==> flow/design.v <==
module flappy_core(
	input clk,
	input resetn,
	input go,
	input stop,
	input jump,
	input [1:0] sw,
	output [7:0] x,
	output [6:0] y,
	output [2:0] colour,
	output [7:0] HEX0,
	output [7:0] HEX1,
	output [7:0] HEX2,
	output [7:0] HEX3,
	output [14:0] LEDR
	);
	 wire [27:0] score;
	 wire [3:0] score_thousands;
	 wire [3:0] score_hundreds;
	 wire [3:0] score_tens;
	 wire [3:0] score_ones;
    wire [1112:0] draw;
    wire [27:0] rate;
	 wire [15:0] counter;
    wire start, move, lose;
    control c(
	.clk(clk),
	.go(go),
	.stop(stop),
   .start(start),
	.resetn(resetn),
	.move(move),
	.lose(lose)
	);
    datapath d(
	.clk(clk),
	.start(start),
	.move(move),
	.jump(jump),
	.rate(rate),
	.resetn(resetn),
	.draw(draw),
	.LEDR(LEDR[14:0]),
	.score(score),
	.lose(lose)
	);
    display d0(
	.floor(draw),
	.clk(clk),
	.resetn(resetn),
	.x(x),
	.y(y),
	.colour(colour),
	.counter(counter)
	);
	difficultySwitch diffSw(
		.sel(sw),
		.rate(rate)
	);
	bcd b0(
		.number(score[13:0]),
		.thousands(score_thousands),
		.hundreds(score_hundreds),
		.tens(score_tens),
		.ones(score_ones)
	);
	hex_display h0(
		.IN(score_ones),
		.OUT(HEX0)
	);
	hex_display h1(
		.IN(score_tens),
		.OUT(HEX1)
	);
	hex_display h2(
		.IN(score_hundreds),
		.OUT(HEX2)
	);
	 hex_display h3(
		.IN(score_thousands),
		.OUT(HEX3)
	);
endmodule
module difficultySwitch(
	input [1:0] sel,
	output reg [27:0] rate
	);
	always @(*) begin
		case(sel)
			2'b00: rate = 28'd150;  
			2'b01: rate = 28'd100;  
			2'b10: rate = 28'd80;   
			2'b11: rate = 28'd1500;  
		endcase
	end
endmodule
module control(
	input clk,
	input go,
	input stop,
	input resetn,
	input lose,
	output reg start,
	output reg move
	);
	reg [5:0] cur, next;
	localparam S_READY = 5'd0,
		  S_READY_WAIT = 5'd1,
		  S_MOVE  = 5'd2,
		  S_STOP  = 5'd3;
	always@(*)
	begin: state_table
		case (cur)
			S_READY: next = go ? S_READY_WAIT : S_READY;
			S_READY_WAIT: next = S_MOVE;
			S_MOVE: next = stop ? S_STOP : (lose ? S_READY : S_MOVE);
			S_STOP: next = S_READY;
			default: next = S_READY;
		endcase
	end
	always @(*)
	begin: enable_signals
		start = 1'b0;
		move = 1'b0;
		case (cur) 
			S_READY: begin 
				start = 1'b1;
			end
			S_MOVE: begin 
				move = 1'b1;
			end
			default: begin
			end
		endcase	
	end
	always@(posedge clk) 
	begin: state_FFs
		if (!resetn)
			cur <= S_READY;
		else 
			cur <= next;
	end
endmodule
module datapath (
    input clk,
    input start,
    input move,
    input jump,
	 input [27:0] rate,	
	input resetn,
	output [14:0] LEDR,
	output reg [27:0] score,
	output reg [1112:0] draw,
	output reg lose
    );
    reg [27:0] count;
	 reg [2:0] count2;
	reg [1112:0] obstacles;
    reg [6:0] height;
	reg [4:0] start_falling;
    reg going_up;
	 parameter gap = 7'b0000000;
	 parameter big_gap = {12{gap}};
    always@(posedge clk) begin
		if (!resetn) begin
			count <= rate;
			count2 <= 2'd3;
        	height <= 7'd40;
			going_up <= 1'b1;
			lose <= 1'b0;
			draw <= 1112'b0;
			obstacles[1105:0] <= {7'd35, big_gap, 7'd40, big_gap, 7'd20, big_gap, 7'd30, big_gap, 7'd45, big_gap, 7'd25, big_gap, 7'd35, big_gap, 7'd10};
			score <= 13'b0;
			start_falling <= 5'b0;
		end
        else if (start) begin
        	count <= rate;
        	height <= 7'd40;
         draw <= 1112'b0;
			obstacles[1105:0] <= {7'd35, big_gap, 7'd40, big_gap, 7'd20, big_gap, 7'd30, big_gap, 7'd45, big_gap, 7'd25, big_gap, 7'd35, big_gap, 7'd10};
			going_up <= 1'b1;
			score <= 13'b0;
			lose <= 1'b0;
			count2 <= 2'd3;
        end
		else begin
            if (count == 28'b0) begin
                count <= rate;
				score = score + 1;
				if (count2 == 1'b0) begin
					draw = draw << 7;
					draw[6:0] = obstacles[1105:1099];
					obstacles[1105:0] = {obstacles[1098:0], obstacles[1105:1099]};
					count2 = 2'd3;
				end else
					count2 = count2 - 1;
				if (height == 7'd0) 
					lose <= 1'b1;
				if (height == 7'd80) 
					lose <= 1'b1;
				if (draw[1105:1099] != 7'b0 && (height < draw[1105:1099] || height > draw[1105:1099] + 7'd24))
					lose <= 1'b1;
				if (jump) begin
					start_falling = 5'b1111;
					going_up = 1'b1;			
					end
				else if (start_falling > 0)
					start_falling = start_falling - 1;
				else 
					going_up = 1'b0;
				if (going_up)
					height = height + 1;
				else
					height = height -1;
				draw[1112:1106] = height;
				end
            else
				count <= count - 1;
        end
    end
    assign LEDR[5:0] = 6'b0;
    assign LEDR[7] = 1'b0;
    assign LEDR[6] = going_up;
    assign LEDR[14:8] = height;
endmodule
module display (
    input [1112:0] floor,
    input clk,
	 input resetn,
    output reg [7:0] x,
    output reg [6:0] y,
    output reg [2:0] colour,
	 output reg [15:0] counter
    );
   reg [7:0] x_init;
   reg [8:0] y_init;
	reg [8:0] runner_count;
	reg [6:0] runner_height;
	reg [1112:0] local_draw;
	reg [7:0] y_pixel;
	reg [7:0] pipe_height;  
	reg [8:0] count;
    always@(posedge clk) begin
		if (!resetn) begin
			x_init <= 8'd2;
			y_init <= 9'd84;		
			counter <= 15'b0;
			local_draw <= floor;
			count <= 8'd0;			
		end
		else begin
			if (counter < 15'd12800) begin
				if (counter < 15'd160) begin
					if (counter < 15'd80) 
						x <= 8'd0;
					else 
						x <= 8'd1;
					runner_count = counter % 80;
					y = y_init - runner_count;
					runner_height = floor[1112:1106];
					if (runner_count == 7'd0)
						colour = 3'b011;
					else if (runner_count < runner_height || runner_count > runner_height + 3)
						colour = 3'b011;
					else 
						colour = 3'b100;
				end 
				else begin
					count = (counter-160) % 320;
					if (count < 80)
						x <= x_init;
					else if (count < 160)
						x <= x_init + 1;
					else if (count < 240)
						x <= x_init + 2;
					else if (count < 320)
						x <= x_init + 3;
					y_pixel = count % 80;
					y <= y_init - y_pixel;
					pipe_height = local_draw[1105:1099];
					if (y_pixel < pipe_height || y_pixel > pipe_height + 7'd24)
						colour = 3'b110;
					else 
						colour = 3'b011;
					if (pipe_height == 7'd0) 
						colour = 3'b011;
					if (count == 15'd319) begin
						x_init <= x_init + 4;
						local_draw <= local_draw << 7;
					end
				end
				counter = counter + 1;
			end
			else begin 
				x_init <= 8'd2;
				y_init <= 9'd84;
				counter <= 15'b0;
				local_draw <= floor;
				count <= 8'd0;
			end
		end
	end
endmodule
module hex_display(IN, OUT);
    input [3:0] IN;
	output reg [7:0] OUT;
	always @(*)
	begin
	case(IN[3:0])
		4'b0000: OUT = 7'b1000000;
		4'b0001: OUT = 7'b1111001;
		4'b0010: OUT = 7'b0100100;
		4'b0011: OUT = 7'b0110000;
		4'b0100: OUT = 7'b0011001;
		4'b0101: OUT = 7'b0010010;
		4'b0110: OUT = 7'b0000010;
		4'b0111: OUT = 7'b1111000;
		4'b1000: OUT = 7'b0000000;
		4'b1001: OUT = 7'b0011000;
		4'b1010: OUT = 7'b0001000;
		4'b1011: OUT = 7'b0000011;
		4'b1100: OUT = 7'b1000110;
		4'b1101: OUT = 7'b0100001;
		4'b1110: OUT = 7'b0000110;
		4'b1111: OUT = 7'b0001110;
		default: OUT = 7'b0111111;
	endcase
	end
endmodule
module bcd(number, thousands, hundreds, tens, ones);
   input  [13:0] number;
   output reg [3:0] thousands;
   output reg [3:0] hundreds;
   output reg [3:0] tens;
   output reg [3:0] ones;
   reg [29:0] shift;
   integer i;
   always @(number)
   begin
      shift[29:14] = 0;
      shift[13:0]  = number;
      for (i=0; i<14; i=i+1) begin
         if (shift[17:14] >= 5)
            shift[17:14] = shift[17:14] + 3;
         if (shift[21:18] >= 5)
            shift[21:18] = shift[21:18] + 3;
         if (shift[25:22] >= 5)
            shift[25:22] = shift[25:22] + 3;
		if (shift[29:26] >= 5)
			shift[29:26] = shift[29:26] + 3;
         shift = shift << 1;
      end
	  thousands = shift[29:26];
      hundreds  = shift[25:22];
      tens      = shift[21:18];
      ones      = shift[17:14];
   end
endmodule
# ---- Reports on flappy_core
# The steps from the RTL of flappy_core to its reports follow in flow order.
# Lines are those of the file above, counted from 1.
# Operators: Yosys type, input widths -> output width; for muxes data width and select width s.
# Library cell names are shortened.
# Not given: n/a
dict set report inputs {
  top {flappy_core}
  clock {clk}
  library {sky130hd}
  lib_corner {tt_025C_1v80}
}

# ---- Elaborated design
# Counts by Yosys on the flattened word-level netlist (proc, flatten, opt, wreduce; memories kept). Register bits leave out memories and registers merged into their read ports (data or address). Print and check cells are left out.
# Yosys's memory passes give these memory sizes; they may raise the number of words (mostly to a power of two), join words into wider ones and drop unused or constant bits.
dict set report word_totals {
  register_bits 3446
  mem_bits_ro 448
  n_memories 4
  inputBits 7
  output_inout_bits 65
}
dict set report op_classes {
  add_sub_neg 63
  div_mod_pow 3
  cmp 60
  equal 10
  n_mux 87
  bitwise 3
  reduce_logical 24
}
# name size word_bits rd write_ports line
set mem_list {}
lappend mem_list {{(name not given)} 16 7 1 0 309} ;# case(IN[3:0])
lappend mem_list {{(name not given)} 16 7 1 0 309}
lappend mem_list {{(name not given)} 16 7 1 0 309}
lappend mem_list {{(name not given)} 16 7 1 0 309}
# operator n
set op_table {}
lappend op_table {{$mux 1106} 4}
lappend op_table {{$mux 1099} 4}
lappend op_table {{$mod 32x9->32 const B} 1}
lappend op_table {{$mod 16x7->32 const B} 1}
lappend op_table {{$mod 9x7->32 const B} 1}
lappend op_table {{$ge 4x3->1 const B} 42}
lappend op_table {{$add 4x2->4 const B} 33}
lappend op_table {{$mux 4} 33}
lappend op_table {{$pmux 28 s4} 1}
lappend op_table {{$mux 28} 3}
lappend op_table {{$mux 3} 19}
lappend op_table {{$mux 8} 5}
lappend op_table {{$add 28x1->28 const B} 1}
lappend op_table {{$sub 28x1->28 const B} 1}
lappend op_table {{$logic_not 28->1} 1}
lappend op_table {{$add 3x2->3 const B} 9}
lappend op_table {{$lt 9x8->1 const B} 2}
lappend op_table {{$pmux 6 s3} 1}
lappend op_table {{$sub 16x8->17 const B} 1}
lappend op_table {{$add 16x1->16 const B} 1}
lappend op_table {{$lt 16x14->1 const B} 1}
lappend op_table {{$lt 16x7->1 const B} 1}
lappend op_table {{$lt 16x8->1 const B} 1}
lappend op_table {{$add 8x2->8 const B} 2}
lappend op_table {{$mux 5} 3}
lappend op_table {{$sub 7x7->7 const A} 2}
lappend op_table {{$logic_not 7->1} 2}
lappend op_table {{$mux 7} 2}
# Not listed: further kinds 46, cells in them 72.

# ---- Longest topological paths
# Yosys ltp: most cells in a row. Word level: on the elaborated netlist, between registers, memories and ports. Mapped: between sequential cells and ports; inverters and the memories' decode and read muxes count.
dict set report logic_depth {
  ltp_word 26
  ABC_AREA 1
  ltp_mapped 78
  ltp_nobuf 78
}

# ---- Netlist
# Source: synth_stat.txt of the flow (Yosys; design flattened, memories mapped). It holds for the ABC_AREA given above (unset counts as 0); a run with the other value may have another netlist.
# Totals and module areas in this step are rounded.
dict set report synth_totals {
  cells 15912
  mapped_area_um2 132000
  sequential_area_um2 79700
  ffs 3418
}
# type n
set types {}
lappend types {dfxtp_1 2294}
lappend types {edfxtp_1 1124}
lappend types {nand2_1 7949}
lappend types {a21oi_1 2259}
lappend types {clkbuf_1 982}
lappend types {ha_1 135}
lappend types {inv_1 325}
lappend types {nor2_1 188}
lappend types {o21ai_0 125}
lappend types {nand3_1 114}
lappend types {xor2_1 43}
lappend types {nand2_2 48}
lappend types {o21ai_2 29}
lappend types {o211ai_1 25}
lappend types {xor2_2 10}
lappend types {inv_2 43}
lappend types {o21ai_4 9}
lappend types {buf_4 17}
# Other cell types: 42; their cells: 193.

# ---- Path before layout
# OpenSTA on the mapped netlist: ideal clock, no wires. The path of least setup slack (recovery checks aside). Input and output delay are each 20% of the period. Register names are those of the netlist, which keeps one name where synthesis merged equal registers.
dict set report synth_timing {
  path_type {input to register}
  from {input port resetn}
  to {register d0.local_draw[0]}
  period_ns 20.0
  input_delay_ns 4.000
  launch_ns 4.000
  arrival_ns 22.849
  required_time_ns 12.436
  setup_slack_ns -10.413
  delay_ns 26.413
  stages 5
  path_buffers 2
  synth_period_reached_ns 30.413
}
# "delay_ns" = arrival - input delay + setup time.
# "stages": output pins that drive a net of the path, with the launching flip-flop's if there is one; two outputs of one cell count as two.
# "synth_period_reached_ns" is the clock period less the worst setup slack; recovery checks do not enter. This is arithmetic on one report: input and output delays are still those of the set period (20% each).
# The rows between start and end are the longest chain of elaborated cells between them; the timing report does not say that the signal goes this way. Where chains are equally long, one stands for them.
# Each line given opens the expression or statement behind the cell; cells for indexed reads and writes are added by Yosys, which also makes memories of some case tables.
# A register here has more assigning lines than the two given.
# The path ends at the enable pin of a flip-flop; only ways to that pin are counted.
dict set report synth_between {
  cell_sequence {nand2_1 -> inv_1 -> clkbuf_1 -> clkbuf_1 -> nand2_1}
  elab_chain_len 2
  cone_cells 3
  lines_between 0
}
# item line
set synth_lines {}
lappend synth_lines {{start: declaration} 3} ;# input resetn,
lappend synth_lines {{$ne 3x3->1} n/a}
lappend synth_lines {{$reduce_and 2->1} n/a}
lappend synth_lines {{end: assignment} 248} ;# local_draw <= floor;
lappend synth_lines {{end: assignment} 289} ;# local_draw <= local_draw << 7;
lappend synth_lines {{end: declaration} 239} ;# reg [1112:0] local_draw;

# ---- Worst path after layout
# Path of least setup slack in the final report of flow run A (OpenROAD, finished layout, wires in). Where an end is a register, its clock arrival counts in the times.
dict set report layout_timing {
  path_type {register to output}
  from {register (name not given)}
  to {output port HEX2[3]}
  period_ns 15.4
  launch_ns 0.96
  arrival_ns 10.04
  required_time_ns 12.32
  setup_slack_ns 2.28
  stages 76
  path_buffers 3
}
# The rows between start and end are the longest chain of elaborated cells between them; the timing report does not say that the signal goes this way. Where chains are equally long, one stands for them.
# The chain passes a memory read, where the word-level depth is cut; so it can be longer than that depth.
dict set report layout_between {
  cell_sequence {dfxtp_4 -> inv_4 -> ha_4 -> inv_4 -> ha_4 -> nor2_4 -> nor2_4 -> xor2_2 -> inv_2 -> ha_4 -> inv_4 -> o21ai_4 -> nand2_2 -> xor2_4 -> ha_2 -> inv_2 -> o21ai_2 -> nand3b_1 -> [... 40 more ...] -> inv_4 -> ha_4 -> o21ai_4 -> nand2_4 -> xor2_4 -> inv_2 -> ha_4 -> o21ai_4 -> nand2_2 -> inv_4 -> xor2_4 -> inv_2 -> ha_4 -> inv_4 -> o21ai_2 -> nor2_1 -> a31oi_1 -> buf_2}
  elab_chain_len 23
  cone_cells 88
  lines_between 7
}
# item line
set layout_lines {}
lappend layout_lines {{start: declaration} 152}
lappend layout_lines {{start: assignment} 173}
lappend layout_lines {{start: assignment} 189}
lappend layout_lines {{$add 4x2->4} 344} ;# shift[17:14] = shift[17:14] + 3;
lappend layout_lines {{$mux 4} 343} ;# if (shift[17:14] >= 5)
lappend layout_lines {{$ge 4x3->1} 343}
lappend layout_lines {{$mux 4} 343}
lappend layout_lines {{$ge 4x3->1} 343}
lappend layout_lines {{$mux 4} 343}
lappend layout_lines {{$ge 4x3->1} 343}
lappend layout_lines {{[... 9 more ...]} n/a}
lappend layout_lines {{$ge 4x3->1} 343}
lappend layout_lines {{$mux 4} 343}
lappend layout_lines {{$add 4x2->4} 344}
lappend layout_lines {{$mux 4} 343}
lappend layout_lines {{$add 4x2->4} 346} ;# shift[21:18] = shift[21:18] + 3;
lappend layout_lines {{$mux 4} 345} ;# if (shift[21:18] >= 5)
lappend layout_lines {{$mem_v2 16x7} 309} ;# case(IN[3:0])
lappend layout_lines {{end: declaration} 13} ;# output [7:0] HEX2,

--- measured runs ---
Measured results for flappy_core: 4 stored runs of the Yosys and OpenROAD flow on sky130hd. The settings differ; the order carries no meaning. The constraints put input and output delay at 20% of the set period each and load the outputs with 0.01 pF.
By "achieved_clock_period_ns" is meant the clock period of the run minus its worst setup slack. This is arithmetic on one report: input and output delays are still those of the set period (20% each).
"worst_path_time_ns" is the time allowed to the run's worst setup path (the clock period less input and output delay, where it has them) less its slack. Clock arrival times count: a late capture clock shortens it, a late launch clock lengthens it.
By "final_power_uw" is meant OpenSTA's value without simulated activity: inputs other than the clock are taken to toggle once in ten clock periods, and the tool carries that through the logic.
The measured numbers are rounded.

[flow] flow run A: files
==> flow/run.sh <==
#!/bin/bash
# the make line also repeats the synthesis and layout settings of config.mk as NAME=value (left out here)
make -C /OpenROAD-flow-scripts/flow DESIGN_CONFIG=/design/flow/config.mk WORK_HOME=/design/flow/orfs CLKGATE_MAP_FILE= finish
==> flow/config.mk <==
export PLATFORM = sky130hd
export DESIGN_NAME = flappy_core
export DESIGN_NICKNAME = flappy_core
export VERILOG_FILES = /design/flow/design.v
export SDC_FILE = /design/flow/constraint.sdc
export NUM_CORES = 4
export LEC_CHECK = 0
export ABC_AREA = 1
export CAP_MARGIN = 20
export CELL_PAD_IN_SITES_DETAIL_PLACEMENT = 0
export CELL_PAD_IN_SITES_GLOBAL_PLACEMENT = 2
export CORE_ASPECT_RATIO = 0.61
export CORE_MARGIN = 10
export CORE_UTILIZATION = 27
export CTS_CLUSTER_DIAMETER = 378
export GPL_ROUTABILITY_DRIVEN = 0
export MAX_ROUTING_LAYER = met5
export MIN_ROUTING_LAYER = met1
export PLACE_DENSITY_LB_ADDON = 0.18
export SETUP_SLACK_MARGIN = 2.55
export SLEW_MARGIN = 20
==> flow/constraint.sdc <==
create_clock -name core_clock -period 15.4 [get_ports {clk}]
set_input_delay 3.0800 -clock core_clock [delete_from_list [all_inputs] [get_ports {clk}]]
set_output_delay 3.0800 -clock core_clock [all_outputs]
set_load 0.01 [all_outputs]

[flow] flow run A: metrics
[metrics] layout_utilization_pct = 31.4
[metrics] final_stdcell_area_um2 = 153000
[metrics] final_power_uw = 19200
[metrics] synthArea_um2 = 132000
[metrics] ws_setup_ns = 2.28
[metrics] worst_hold_slack_ns = 0.427
[metrics] total_die_area_um2 = 520000
[metrics] achieved_clock_period_ns = 13.118
[metrics] worst_path_time_ns = 10.04
[metrics] critical_path_type = register to output
[metrics] total_negative_slack_ns = 0.000

[flow] flow run B: files
==> flow/run.sh <==
#!/bin/bash
# the make line also repeats the synthesis and layout settings of config.mk as NAME=value (left out here)
make -C /OpenROAD-flow-scripts/flow DESIGN_CONFIG=/design/flow/config.mk WORK_HOME=/design/flow/orfs CLKGATE_MAP_FILE= finish
==> flow/config.mk <==
export PLATFORM = sky130hd
export DESIGN_NAME = flappy_core
export DESIGN_NICKNAME = flappy_core
export VERILOG_FILES = /design/flow/design.v
export SDC_FILE = /design/flow/constraint.sdc
export NUM_CORES = 4
export LEC_CHECK = 0
export ABC_AREA = 0
export CAP_MARGIN = 5
export CORE_MARGIN = 10
export CORE_UTILIZATION = 20
export CTS_CLUSTER_SIZE = 92
export GPL_ROUTABILITY_DRIVEN = 1
export MAX_ROUTING_LAYER = met5
export SLEW_MARGIN = 20
==> flow/constraint.sdc <==
create_clock -name core_clock -period 28.8 [get_ports {clk}]
set_input_delay 5.7600 -clock core_clock [delete_from_list [all_inputs] [get_ports {clk}]]
set_output_delay 5.7600 -clock core_clock [all_outputs]
set_load 0.01 [all_outputs]

[flow] flow run B: metrics
[metrics] layout_utilization_pct = 23.2
[metrics] final_stdcell_area_um2 = 154000
[metrics] final_power_uw = 9850
[metrics] synthArea_um2 = 134000
[metrics] ws_setup_ns = 4.32
[metrics] worst_hold_slack_ns = 0.422
[metrics] total_die_area_um2 = 701000
[metrics] achieved_clock_period_ns = 24.484
[metrics] worst_path_time_ns = 18.72
[metrics] critical_path_type = register to output
[metrics] total_negative_slack_ns = 0.000

[flow] flow run C: files
==> flow/run.sh <==
#!/bin/bash
# the make line also repeats the synthesis and layout settings of config.mk as NAME=value (left out here)
make -C /OpenROAD-flow-scripts/flow DESIGN_CONFIG=/design/flow/config.mk WORK_HOME=/design/flow/orfs CLKGATE_MAP_FILE= finish
==> flow/config.mk <==
export PLATFORM = sky130hd
export DESIGN_NAME = flappy_core
export DESIGN_NICKNAME = flappy_core
export VERILOG_FILES = /design/flow/design.v
export SDC_FILE = /design/flow/constraint.sdc
export NUM_CORES = 4
export LEC_CHECK = 0
export ABC_AREA = 1
export CAP_MARGIN = 20
export CORE_ASPECT_RATIO = 1.29
export CORE_MARGIN = 2
export CORE_UTILIZATION = 29
export GPL_ROUTABILITY_DRIVEN = 0
export GPL_TIMING_DRIVEN = 0
export MAX_ROUTING_LAYER = met5
export MIN_ROUTING_LAYER = met2
export SETUP_SLACK_MARGIN = 5.0
export SLEW_MARGIN = 20
==> flow/constraint.sdc <==
create_clock -name core_clock -period 28.2 [get_ports {clk}]
set_input_delay 5.6400 -clock core_clock [delete_from_list [all_inputs] [get_ports {clk}]]
set_output_delay 5.6400 -clock core_clock [all_outputs]
set_load 0.01 [all_outputs]

[flow] flow run C: metrics
[metrics] layout_utilization_pct = 33.8
[metrics] final_stdcell_area_um2 = 153000
[metrics] final_power_uw = 10500
[metrics] synthArea_um2 = 132000
[metrics] ws_setup_ns = 9.62
[metrics] worst_hold_slack_ns = 0.396
[metrics] total_die_area_um2 = 462000
[metrics] achieved_clock_period_ns = 18.577
[metrics] worst_path_time_ns = 12.94
[metrics] critical_path_type = register to output
[metrics] total_negative_slack_ns = 0.000

[flow] flow run D: files
==> flow/run.sh <==
#!/bin/bash
# the make line also repeats the synthesis and layout settings of config.mk as NAME=value (left out here)
make -C /OpenROAD-flow-scripts/flow DESIGN_CONFIG=/design/flow/config.mk WORK_HOME=/design/flow/orfs CLKGATE_MAP_FILE= finish
==> flow/config.mk <==
export PLATFORM = sky130hd
export DESIGN_NAME = flappy_core
export DESIGN_NICKNAME = flappy_core
export VERILOG_FILES = /design/flow/design.v
export SDC_FILE = /design/flow/constraint.sdc
export NUM_CORES = 4
export LEC_CHECK = 0
export CAP_MARGIN = 10
export CELL_PAD_IN_SITES_DETAIL_PLACEMENT = 1
export CELL_PAD_IN_SITES_GLOBAL_PLACEMENT = 0
export CORE_ASPECT_RATIO = 0.66
export CORE_MARGIN = 2
export CORE_UTILIZATION = 45
export CTS_CLUSTER_DIAMETER = 20
export GPL_TIMING_DRIVEN = 0
export MAX_ROUTING_LAYER = met4
export PLACE_DENSITY = 0.6
export SETUP_SLACK_MARGIN = 5.0
export SLEW_MARGIN = 30
==> flow/constraint.sdc <==
create_clock -name core_clock -period 20.4 [get_ports {clk}]
set_input_delay 4.0800 -clock core_clock [delete_from_list [all_inputs] [get_ports {clk}]]
set_output_delay 4.0800 -clock core_clock [all_outputs]
set_load 0.01 [all_outputs]

[flow] flow run D: metrics
[metrics] layout_utilization_pct = 59.5
[metrics] final_stdcell_area_um2 = 176000
[metrics] final_power_uw = 22400
[metrics] synthArea_um2 = 134000
[metrics] ws_setup_ns = 1.45
[metrics] worst_hold_slack_ns = 0.407
[metrics] total_die_area_um2 = 301000
[metrics] achieved_clock_period_ns = 18.953
[metrics] worst_path_time_ns = 14.87
[metrics] critical_path_type = register to output
[metrics] total_negative_slack_ns = 0.000
--- end ---
